==> flow/design.v <==
`timescale 1ns/1ps
`default_nettype none
module half_adder_1(a, b, sum, c_out);
input wire a, b;
output logic sum, c_out;
always_comb begin
  sum = a ^ b; 
  c_out = a & b;
end
endmodule
`timescale 1ns/1ps
`default_nettype none
module full_adder_1(a, b, c_in, sum, c_out);
input wire a, b, c_in;
output logic sum, c_out;
logic a_bar;
logic b_bar;
logic c_in_bar;
always_comb begin
  a_bar = ~a;
  b_bar = ~b;
  c_in_bar = ~c_in;
  sum = (a_bar & b_bar & c_in) | (a_bar & b & c_in_bar) | (a & b_bar & c_in_bar) | (a & b & c_in);
  c_out = (b & c_in) | (a & b) | (a & c_in);
end
endmodule
`timescale 1ns/1ps
`default_nettype none
module full_adder_2(a, b, sum, c_out);
input wire [1:0] a, b;
output logic [1:0] sum;
output logic c_out;
logic half_adder_1_0_c_out;
half_adder_1 HALF_ADDER_1_0 (.a(a[0]), .b(b[0]), .sum(sum[0]), .c_out(half_adder_1_0_c_out));
full_adder_1 FULL_ADDER_1_0 (.a(a[1]), .b(b[1]), .c_in(half_adder_1_0_c_out), .sum(sum[1]), .c_out(c_out));
endmodule
`timescale 1ns/1ps
`default_nettype none
module full_adder_3(a, b, c_in, sum, c_out);
input wire [2:0] a;
input wire b, c_in;
output logic [2:0] sum;
output logic c_out;
logic full_adder_1_0_c_out;
logic full_adder_1_1_c_out;
full_adder_1 FULL_ADDER_1_0 (.a(a[0]), .b(b), .c_in(c_in), .sum(sum[0]), .c_out(full_adder_1_0_c_out));
full_adder_1 FULL_ADDER_1_1 (.a(a[1]), .b(1'b0), .c_in(full_adder_1_0_c_out), .sum(sum[1]), .c_out(full_adder_1_1_c_out));
full_adder_1 FULL_ADDER_1_2 (.a(a[2]), .b(1'b0), .c_in(full_adder_1_1_c_out), .sum(sum[2]), .c_out(c_out));
endmodule
`timescale 1ns/1ps
`default_nettype none
module adder_8_1_bits(a, sum, c_out);
input wire [7:0] a;
output logic [2:0] sum;
output logic c_out;
logic full_adder_1_0_sum, full_adder_1_0_c_out, full_adder_1_1_sum, full_adder_1_1_c_out, full_adder_2_0_c_out;
logic [1:0] full_adder_2_0_sum;
full_adder_1 FULL_ADDER_1_0(.a(a[0]), .b(a[1]), .c_in(a[2]), .sum(full_adder_1_0_sum), .c_out(full_adder_1_0_c_out));
full_adder_1 FULL_ADDER_1_1(.a(a[3]), .b(a[4]), .c_in(a[5]), .sum(full_adder_1_1_sum), .c_out(full_adder_1_1_c_out));
full_adder_2 FULL_ADDER_2_0(.a({full_adder_1_0_c_out, full_adder_1_0_sum}), .b({full_adder_1_1_c_out, full_adder_1_1_sum}), .sum(full_adder_2_0_sum), .c_out(full_adder_2_0_c_out));
full_adder_3 FULL_ADDER_3_0(.a({full_adder_2_0_c_out, full_adder_2_0_sum}), .b(a[6]), .c_in(a[7]), .sum(sum), .c_out(c_out));
endmodule
`timescale 1ns/1ps
`default_nettype none
module comparator(live, neighbors, out);
input wire live;
input wire [2:0] neighbors;
output logic out;
always_comb begin
  out = (live & ~neighbors[2] & neighbors[1] & ~neighbors[0]) | (~neighbors[2] & neighbors[1] & neighbors[0]);
end
endmodule
`default_nettype none
`timescale 1ns/1ps
module conway_cell(clk, rst, ena, state_0, state_d, state_q, neighbors);
input wire clk;
input wire rst;
input wire ena;
input wire state_0;
output logic state_d;  
output logic state_q;
input wire [7:0] neighbors;
logic [2:0] sum;
logic c_out;
adder_8_1_bits ADDER_8_1(
    .a(neighbors),
    .sum(sum),
    .c_out(c_out)
    );
comparator COMPARATOR(
    .live(state_q),
    .neighbors(sum),
    .out(state_d)
    );
always_ff @(posedge clk ) begin
    if (rst == 1) begin
        state_q <= state_0;
    end
    else if (ena == 1) begin
        state_q <= state_d;
    end
end
endmodule
`timescale 1ns/1ps
module decoder_1_to_2(ena, in, out);
input wire ena;
input wire in;
output logic [1:0] out;
logic in_bar;
always_comb begin
  out[1] = in & ena;
  in_bar = ~ in;
  out[0] = in_bar & ena;
end
endmodule
`timescale 1ns/1ps
module decoder_2_to_4(ena, in, out);
input wire ena;
input wire [1:0] in;
output logic [3:0] out;
logic b_bar;
logic [1:0] decoder_0_out;
logic [1:0] decoder_1_out;
decoder_1_to_2 DECODER_0 (.ena(b_bar), .in(in[0]), .out(decoder_0_out[1:0]));
decoder_1_to_2 DECODER_1 (.ena(in[1]), .in(in[0]), .out(decoder_1_out[1:0]));
always_comb begin
    b_bar = ~ in[1];
    out[3] = decoder_1_out[1] & ena;
    out[2] = decoder_1_out[0] & ena;
    out[1] = decoder_0_out[1] & ena;
    out[0] = decoder_0_out[0] & ena;
end
endmodule
`timescale 1ns/1ps
module decoder_3_to_8(ena, in, out);
input wire ena;
input wire [2:0] in;
output logic [7:0] out;
logic c_bar;
logic [3:0] decoder_0_out;
logic [3:0] decoder_1_out;
decoder_2_to_4 DECODER_0 (.ena(c_bar), .in(in[1:0]), .out(decoder_0_out));
decoder_2_to_4 DECODER_1 (.ena(in[2]), .in(in[1:0]), .out(decoder_1_out));
always_comb begin
  c_bar = ~in[2];
  out[7] = decoder_1_out[3] & ena;
  out[6] = decoder_1_out[2] & ena;
  out[5] = decoder_1_out[1] & ena;
  out[4] = decoder_1_out[0] & ena;
  out[3] = decoder_0_out[3] & ena;
  out[2] = decoder_0_out[2] & ena;
  out[1] = decoder_0_out[1] & ena;
  out[0] = decoder_0_out[0] & ena;
end
endmodule
`default_nettype none
`timescale 1ns/1ps
module led_array_driver(ena, x, cells, rows, cols);
parameter N=8;  
parameter ROWS=N;
parameter COLS=N;
input wire ena;
input wire [$clog2(N):0] x;
input wire [N*N-1:0] cells;
output logic [N-1:0] rows;
output logic [N-1:0] cols;
initial begin
  if ((N <= 0) || (N > 8)) begin
    $error("N must be within 0 and 8.");
  end
  if (ROWS != COLS) begin
    $error("Non square led arrays are not supported. (%dx%d)", ROWS, COLS);
  end
  if (ROWS < N) begin
    $error("ROWS/COLS must be >= than the size of the Conway Grid.");
  end
end
wire [N-1:0] x_decoded;
decoder_3_to_8 COL_DECODER(ena, x[$clog2(N)-1:0], x_decoded);
always_comb begin
  cols = x_decoded;
  rows[0] = ~cells[x*ROWS];
  rows[1] = ~cells[x*ROWS + 1];
  rows[2] = ~cells[x*ROWS + 2];
  rows[3] = ~cells[x*ROWS + 3];
  rows[4] = ~cells[x*ROWS + 4];
  rows[5] = ~cells[x*ROWS + 5];
  rows[6] = ~cells[x*ROWS + 6];
  rows[7] = ~cells[x*ROWS + 7];
end
endmodule
`default_nettype none  
module main(clk, buttons, init_cells, leds, rgb, cols, rows);
parameter game_divider = 8;  
parameter display_divider = 2;  
parameter N = 8;  
parameter M = N + 2;  
initial if (N < 3) $error("N has to be >= 3 to make for interesting patterns.");
initial if (M !== (N+2)) $error("M must N+2=%d, not %d", N+2,M);  
input wire clk;
input wire [1:0] buttons;
logic rst; always_comb rst = buttons[0];  
input wire [N*N-1:0] init_cells;  
output logic [1:0] leds;
output logic [2:0] rgb;
output wire [N-1:0] cols;
output wire [N-1:0] rows;
logic [game_divider:0] game_counter;
logic [display_divider:0] display_counter;
logic rst_game; always_comb rst_game = buttons[0] | buttons[1];
logic step_game;
logic [$clog2(N):0] x;
wire [M*M-1:0] bordered_cells_q;  
wire [M*M-1:0] bordered_cells_d; 
logic [M*M-1:0] bordered_cells_0;  
logic [N*N-1:0] cells_q;  
logic [N*N-1:0] cells_0;  
always_comb begin : io_logic 
    leds[0] = buttons[0] ^ buttons[1];
    leds[1] = buttons[0] & buttons[1];
    rgb[0] = ~( buttons[0] & ~buttons[1]);
    rgb[1] = ~(~buttons[0] &  buttons[1]);
    rgb[2] = ~( buttons[0] &  buttons[1]);
end
led_array_driver #(.ROWS(N), .COLS(N), .N(N)) LED_DRIVER (
  .ena(1'b1),
  .cells(cells_q),
  .x(x),
  .rows(rows[N-1:0]),
  .cols(cols[N-1:0])
);
generate
  genvar r;
  for (r = 0; r < M; r = r + 1) begin : init_rows
    if ((r == 0) || (r == M-1)) begin : border_row
      always_comb bordered_cells_0[M*(r+1)-1:M*r] = 0;
    end else begin : inner_row
      always_comb bordered_cells_0[M*(r+1)-1:M*r] = {1'b0, init_cells[N*r-1:N*(r-1)], 1'b0};
    end
  end
endgenerate
function int cell_index(int i, int j);
  cell_index = M*j + i;
endfunction
generate
  genvar i;
  genvar j;
  for (i = 0; i < M; i = i + 1) begin : cells_x
    for (j = 0; j < M; j = j + 1) begin : cells_y
      if ( (i > 0) && (i < (M-1)) && (j > 0) && (j < (M-1)) ) begin
        conway_cell CELL(
          .clk(clk), .rst(rst_game), .ena(step_game),
          .neighbors({
            bordered_cells_q[cell_index(i-1, j-1)],
            bordered_cells_q[cell_index(i-1, j  )],
            bordered_cells_q[cell_index(i-1, j+1)],
            bordered_cells_q[cell_index(i  , j+1)],
            bordered_cells_q[cell_index(i+1, j+1)],
            bordered_cells_q[cell_index(i+1, j  )],
            bordered_cells_q[cell_index(i+1, j-1)],
            bordered_cells_q[cell_index(i  , j-1)]
          }),
          .state_0(bordered_cells_0[cell_index(i, j)]),
          .state_d(bordered_cells_d[cell_index(i, j)]),
          .state_q(bordered_cells_q[cell_index(i, j)])
        );
      end else begin  
        assign bordered_cells_q[cell_index(i,j)] = bordered_cells_0[cell_index(i,j)];
        assign bordered_cells_d[cell_index(i,j)] = 0;
      end
    end
  end
  for (i = 0; i < N; i = i + 1) begin
    always_comb begin
        cells_q[N*(i+1)-1:N*i] = bordered_cells_q[M*(i+2)-2:M*(i+1)+1];
        cells_0[N*(i+1)-1:N*i] = bordered_cells_0[M*(i+2)-2:M*(i+1)+1];
    end
  end
endgenerate
parameter faster_divider = 15;
always_ff @(posedge clk) begin : clocks_and_dividers  
  if (rst) begin
      game_counter <= 0;
      display_counter <= 0;
      x <= 0;
  end
  else begin
      if (game_counter[game_divider]) begin
        game_counter <= 0;
      end
      else begin 
        game_counter <= game_counter + 1;
      end
      if(display_counter[display_divider]) begin
        display_counter <= 0;
        if(x >= (N-1)) begin
          x <= 0;
        end
        else begin
          x <= x + 1;
        end
      end
      else begin
        display_counter <= display_counter + 1;
      end
  end
end  
always_comb step_game = game_counter[game_divider];  
endmodule
`default_nettype wire  
Reports on main

Module main before and after one edit of its RTL, step after step.
Lines under "before" count in the file above, lines under "after" in the edited file.
"change": "after" minus "before" as printed here. "relative change": 100 x difference / "before".
Library cell names are shortened.
A cell with n/a has no value.

Top module: main
Clock input: clk
Library: sky130hd
Corner: tt_025C_1v80

Diff

Unified diff, file above to edited file.
This change comes from a script, not from a designer. The edited design behaves differently; no optimisation was intended.

```diff
@@ -97,5 +97,5 @@
         state_q <= state_0;
     end
-    else if (ena == 1) begin
+    else begin
         state_q <= state_d;
     end
```

Word level

Yosys after proc, flatten, opt, wreduce and memory -nomap, before mapping. Memory bits, and registers merged into a memory's read port (data or address), are not among the register bits. Print and check cells are not counted. Equal cells are merged and count once.

Bit counts:

| item                    | before | after | change | relative change (%) |
| bits in registers       | 80     | 71    | -9     | -11.25 |
| input bits              | 67     | 67    | 0      | 0.00 |
| output and inout bits   | 21     | 21    | 0      | 0.00 |
| cells after elaboration | 4306   | 4238  | -68    | -1.58 |

Operators by class:

| item                             | before | after | change | relative change (%) |
| $add $sub $neg                   | 10     | 9     | -1     | -10.00 |
| magnitude comparators            | 1      | 1     | 0      | 0.00 |
| shift-type cells                 | 8      | 8     | 0      | 0.00 |
| multiplexer cells                | 129    | 65    | -64    | -49.61 |
| bitwise operators                | 4088   | 4088  | 0      | 0.00 |
| reductions and logical operators | 3      | 1     | -2     | -66.67 |

Operators by type and width:

| operator                                                                             | before | after | change | relative change (%) |
| 1-bit two-way mux                                                                    | 128    | 64    | -64    | -50.00 |
| 2-bit OR reduction                                                                   | 2      | 1     | -1     | -50.00 |
| 9-bit by 1-bit adder with 9-bit output (second input constant)                       | 1      | 0     | -1     | -100.00 |
| 2-bit nonzero test                                                                   | 1      | 0     | -1     | -100.00 |
| 1-bit bitwise AND                                                                    | 2301   | 2301  | 0      | 0.00 |
| 1-bit bitwise OR                                                                     | 1112   | 1112  | 0      | 0.00 |
| 1-bit inverter                                                                       | 619    | 619   | 0      | 0.00 |
| 1-bit XOR                                                                            | 56     | 56    | 0      | 0.00 |
| 64-bit by 32-bit variable part select with 1-bit output                              | 7      | 7     | 0      | 0.00 |
| 7-bit by 3-bit adder with 8-bit output (second input constant)                       | 4      | 4     | 0      | 0.00 |
| 7-bit by 2-bit adder with 8-bit output (second input constant)                       | 2      | 2     | 0      | 0.00 |
| 3-bit by 1-bit adder with 3-bit output (second input constant)                       | 1      | 1     | 0      | 0.00 |
| 4-bit by 1-bit adder with 4-bit output (second input constant)                       | 1      | 1     | 0      | 0.00 |
| 7-bit by 1-bit adder with 8-bit output (second input constant)                       | 1      | 1     | 0      | 0.00 |
| 4-bit by 3-bit greater-or-equal comparator with 1-bit output (second input constant) | 1      | 1     | 0      | 0.00 |
| 4-bit two-way mux                                                                    | 1      | 1     | 0      | 0.00 |
| 64-bit by 8-bit variable part select with 1-bit output                               | 1      | 1     | 0      | 0.00 |

Logic depth

Yosys ltp: most cells in a row. Word level: on the elaborated netlist, between registers, memories and ports. Mapped: between sequential cells and ports; inverters and the memories' decode and read muxes count.

Depth:

| item                         | before | after | change | relative change (%) |
| word-level depth             | 23     | 22    | -1     | -4.35 |
| ABC_AREA                     | 0      | 0     | n/a    | n/a |
| mapped depth                 | 11     | 11    | 0      | 0.00 |
| depth with buffers taken out | 11     | 11    | 0      | 0.00 |

Synthesis result

Yosys stat after the flow's synthesis: flattened, memories mapped to cells. It holds for the ABC_AREA given above (unset counts as 0); a run with the other value may have another netlist.

Mapped netlist:

| item                              | before    | after     | change     | relative change (%) |
| mapped cells                      | 1132      | 1096      | -36        | -3.18 |
| chip area (Yosys) (mm2)           | 0.0119452 | 0.0109568 | -0.0009884 | -8.27 |
| sequential part of the area (mm2) | 0.0022422 | 0.0014214 | -0.0008208 | -36.61 |
| mapped flip-flops                 | 80        | 71        | -9         | -11.25 |
| buffer cells                      | 24        | 23        | -1         | -4.17 |

Cell types:

| cell      | before | after | change | relative change (%) |
| edfxtp_1  | 64     | 0     | -64    | -100.00 |
| dfxtp_1   | 16     | 71    | +55    | +343.75 |
| nand2_1   | 28     | 24    | -4     | -14.29 |
| nor2_1    | 4      | 0     | -4     | -100.00 |
| inv_1     | 369    | 372   | +3     | +0.81 |
| a21oi_1   | 48     | 45    | -3     | -6.25 |
| o22ai_1   | 14     | 11    | -3     | -21.43 |
| o211ai_1  | 12     | 9     | -3     | -25.00 |
| o2111ai_1 | 6      | 9     | +3     | +50.00 |
| nand3_1   | 5      | 2     | -3     | -60.00 |
| buf_2     | 12     | 10    | -2     | -16.67 |
| xnor2_1   | 8      | 6     | -2     | -25.00 |
| and2_1    | 5      | 3     | -2     | -40.00 |
| nand2b_1  | 5      | 3     | -2     | -40.00 |
| or3_1     | 3      | 1     | -2     | -66.67 |
| ha_1      | 151    | 150   | -1     | -0.66 |
| xor2_1    | 37     | 36    | -1     | -2.70 |
| o21ai_0   | 14     | 15    | +1     | +7.14 |

Not every row of either side is listed.
By module: a second synthesis without flattening, with its own total; a netlist apart from the flattened one above.

Second synthesis, totals:

| item                                          | before    | after     | change     | relative change (%) |
| cells (unflattened synthesis)                 | 975       | 911       | -64        | -6.56 |
| area total of the unflattened synthesis (mm2) | 0.0144964 | 0.0134554 | -0.0010410 | -7.18 |

Rows give one instance, submodules left out.

Modules, before:

| module           | instances | cells | area (mm2) | seq. area (mm2) |
| full_adder_1     | 384       | 1     | 0.00002    | 0 |
| conway_cell      | 64        | 3     | 0.0000513  | 0.00003 |
| comparator       | 64        | 2     | 0.0000163  | 0 |
| half_adder_1     | 64        | 1     | 0.0000125  | 0 |
| main             | 1         | 79    | 0.0007007  | 0.0003203 |
| led_array_driver | 1         | 37    | 0.0005668  | 0 |
| full_adder_3     | 64        | 1     | 0.0000038  | 0 |
| decoder_1_to_2   | 4         | 2     | 0.0000163  | 0 |
| decoder_2_to_4   | 2         | 5     | 0.0000288  | 0 |
| decoder_3_to_8   | 1         | 9     | 0.0000538  | 0 |
| adder_8_1_bits   | 64        | 0     | 0          | 0 |
| full_adder_2     | 64        | 0     | 0          | 0 |

Modules, after:

| module           | instances | cells | area (mm2) | seq. area (mm2) |
| full_adder_1     | 384       | 1     | 0.00002    | 0 |
| conway_cell      | 64        | 2     | 0.000035   | 0.00002 |
| comparator       | 64        | 2     | 0.0000163  | 0 |
| half_adder_1     | 64        | 1     | 0.0000125  | 0 |
| main             | 1         | 79    | 0.0007007  | 0.0003203 |
| led_array_driver | 1         | 37    | 0.0005668  | 0 |
| full_adder_3     | 64        | 1     | 0.0000038  | 0 |
| decoder_1_to_2   | 4         | 2     | 0.0000163  | 0 |
| decoder_2_to_4   | 2         | 5     | 0.0000288  | 0 |
| decoder_3_to_8   | 1         | 9     | 0.0000538  | 0 |
| adder_8_1_bits   | 64        | 0     | 0          | 0 |
| full_adder_2     | 64        | 0     | 0          | 0 |

Worst setup path after synthesis

OpenSTA on the mapped netlist: ideal clock, no wires. The path of least setup slack (recovery checks aside). Input and output delay are each 20% of the period. Register names are those of the netlist, which keeps one name where synthesis merged equal registers.

Timing post-synthesis:

| item                              | before                                              | after            | change | relative change (%) |
| kind                              | input -> register                                   | input -> output  | n/a    | n/a |
| start                             | input buttons[0]                                    | input buttons[0] | n/a    | n/a |
| end                               | register cells_x[1].cells_y[1].genblk1.CELL.state_q | output leds[0]   | n/a    | n/a |
| clock period (ps)                 | 7000                                                | 7000             | 0      | 0.00 |
| input delay (ps)                  | 1400                                                | 1400             | 0      | 0.00 |
| output delay (ps)                 | n/a                                                 | 1400             | n/a    | n/a |
| setup time (ps)                   | 432                                                 | n/a              | n/a    | n/a |
| launch time at the first pin (ps) | 1400                                                | 1400             | 0      | 0.00 |
| arrival (ps)                      | 3612                                                | 2029             | -1583  | -43.83 |
| data required time (ps)           | 6568                                                | 5600             | -968   | -14.74 |
| setup slack (ps)                  | 2956                                                | 3571             | +615   | n/a |
| path delay (ps)                   | 2644                                                | 629              | -2015  | -76.21 |
| stages                            | 6                                                   | 3                | -3     | -50.00 |
| buffers on the path               | 3                                                   | 1                | -2     | -66.67 |
| synthesis period reached (ps)     | 4044                                                | 3429             | -615   | -15.21 |

"path delay" = arrival - input delay + setup time.
A path that ends at an output port has no setup time.
"stages": output pins that drive a net of the path, with the launching flip-flop's if there is one; two outputs of one cell count as two.
"synthesis period reached" = period - worst setup slack (recovery checks aside). The figure is calculated, with input and output delays left at 20% of the set period.
Between the ends stands the longest chain of elaborated cells between them, by number of cells; it is not shown to be the way that was timed. Of several equally long chains one is given.
Each line given opens the expression or statement behind the cell; cells for indexed reads and writes are added by Yosys, which also makes memories of some case tables.
before: Only ways into the end's enable, where the timed path ends, are counted here.

On the way, post-synthesis, before:
Cell sequence: buf_2 > inv_1 > ha_1 > buf_2 > buf_2 > nand2b_1
Length of the longest elaborated chain: 2
Elaborated cells between the ends (all ways): 2
Source lines of those cells: 1
Those cells by class: 1 x logic; 1 x reduce/logical

Ends and longest elaborated chain, post-synthesis, before:

| item               | line | source |
| start, declared    | 201  | `input wire [1:0] buttons;` |
| 1-bit bitwise OR   | 210  | `logic rst_game; always_comb rst_game = buttons[0] \| buttons[1];` |
| 2-bit nonzero test | n/a  |  |
| end, assigned      | 97   | `state_q <= state_0;` |
| end, assigned      | 100  | `state_q <= state_d;` |
| end, declared      | 81   | `output logic state_q;` |

On the way, post-synthesis, after:
Cell sequence: clkbuf_1 > inv_1 > ha_1
Length of the longest elaborated chain: 1
Elaborated cells between the ends (all ways): 1
Source lines of those cells: 1
Those cells by class: 1 x logic

Ends and longest elaborated chain, post-synthesis, after:

| item            | line | source |
| start, declared | 201  | `input wire [1:0] buttons;` |
| 1-bit XOR       | 219  | `leds[0] = buttons[0] ^ buttons[1];` |
| end, declared   | 204  | `output logic [1:0] leds;` |

Timing after layout

Path of least setup slack in the final report of the runs of pair 1 (OpenROAD, finished layout, wires in). Where an end is a register, its clock arrival counts in the times.
The report prints the path's times to 10 ps; the period is as set.

Timing after layout:

| item                              | before           | after            | change | relative change (%) |
| kind                              | input -> output  | input -> output  | n/a    | n/a |
| start                             | input buttons[0] | input buttons[0] | n/a    | n/a |
| end                               | output leds[0]   | output leds[0]   | n/a    | n/a |
| clock period (ps)                 | 7000             | 7000             | 0      | 0.00 |
| input delay (ps)                  | 1400             | 1400             | 0      | 0.00 |
| output delay (ps)                 | 1400             | 1400             | 0      | 0.00 |
| launch time at the first pin (ps) | 1400             | 1400             | 0      | 0.00 |
| arrival (ps)                      | 3100             | 3030             | -70    | -2.26 |
| data required time (ps)           | 5600             | 5600             | 0      | 0.00 |
| setup slack (ps)                  | 2500             | 2570             | +70    | n/a |
| stages                            | 4                | 4                | 0      | 0.00 |
| buffers on the path               | 2                | 2                | 0      | 0.00 |

Between the ends stands the longest chain of elaborated cells between them, by number of cells; it is not shown to be the way that was timed. Of several equally long chains one is given.

On the way, after layout, before:
Cell sequence: clkdlybuf4s50_1 > inv_1 > ha_4 > clkdlybuf4s50_1
Length of the longest elaborated chain: 1
Elaborated cells between the ends (all ways): 1
Source lines of those cells: 1
Those cells by class: 1 x logic

Ends and longest elaborated chain, after layout, before:

| item            | line | source |
| start, declared | 201  | `input wire [1:0] buttons;` |
| 1-bit XOR       | 219  | `leds[0] = buttons[0] ^ buttons[1];` |
| end, declared   | 204  | `output logic [1:0] leds;` |

On the way, after layout, after:
Cell sequence: clkdlybuf4s50_1 > inv_1 > ha_4 > clkdlybuf4s50_1
Length of the longest elaborated chain: 1
Elaborated cells between the ends (all ways): 1
Source lines of those cells: 1
Those cells by class: 1 x logic

Ends and longest elaborated chain, after layout, after:

| item            | line | source |
| start, declared | 201  | `input wire [1:0] buttons;` |
| 1-bit XOR       | 219  | `leds[0] = buttons[0] ^ buttons[1];` |
| end, declared   | 204  | `output logic [1:0] leds;` |

Measured runs

Both versions went through the flow (Yosys, OpenROAD) with the same settings in each pair. Constraints: input delay and output delay 20% of the set period each, output load 0.01 pF.

Flow settings, pair 1:
CORE_UTILIZATION: 40
PLACE_DENSITY: 0.6
period_ns: 7.0
CAP_MARGIN: 20
CORE_MARGIN: 2
SLEW_MARGIN: 20

Results, pair 1:

| item                                         | before    | after     | change     | relative change (%) |
| area of the synthesized netlist (mm2)        | 0.0119452 | 0.0109568 | -0.0009884 | -8.27 |
| die footprint (mm2)                          | 0.0312618 | 0.0287319 | -0.0025299 | -8.09 |
| standard-cell area of the final layout (mm2) | 0.013533  | 0.0124832 | -0.0010498 | -7.76 |
| setup slack of the worst path (ps)           | 2502      | 2568      | +66        | n/a |
| summed negative setup slack (ps)             | 0         | 0         | 0          | n/a |
| worst hold slack in the final report (ps)    | 423       | 428       | +5         | n/a |

Flow settings, pair 2:
CAP_MARGIN: 5
CELL_PAD_IN_SITES_GLOBAL_PLACEMENT: 1
CORE_UTILIZATION: 61
HOLD_SLACK_MARGIN: -0.09
MAX_ROUTING_LAYER: met5
PLACE_DENSITY_LB_ADDON: 0.14
SETUP_SLACK_MARGIN: -0.16
SLEW_MARGIN: 25
period_ns: 3.44
CORE_MARGIN: 2

Results, pair 2:

| item                                         | before    | after     | change     | relative change (%) |
| area of the synthesized netlist (mm2)        | 0.0119452 | 0.0109568 | -0.0009884 | -8.27 |
| die footprint (mm2)                          | 0.0207173 | 0.0190495 | -0.0016678 | -8.05 |
| standard-cell area of the final layout (mm2) | 0.0137482 | 0.0123906 | -0.0013576 | -9.87 |
| setup slack of the worst path (ps)           | 340       | 327       | -13        | n/a |
| summed negative setup slack (ps)             | 0         | 0         | 0          | n/a |
| worst hold slack in the final report (ps)    | 417       | 437       | +20        | n/a |
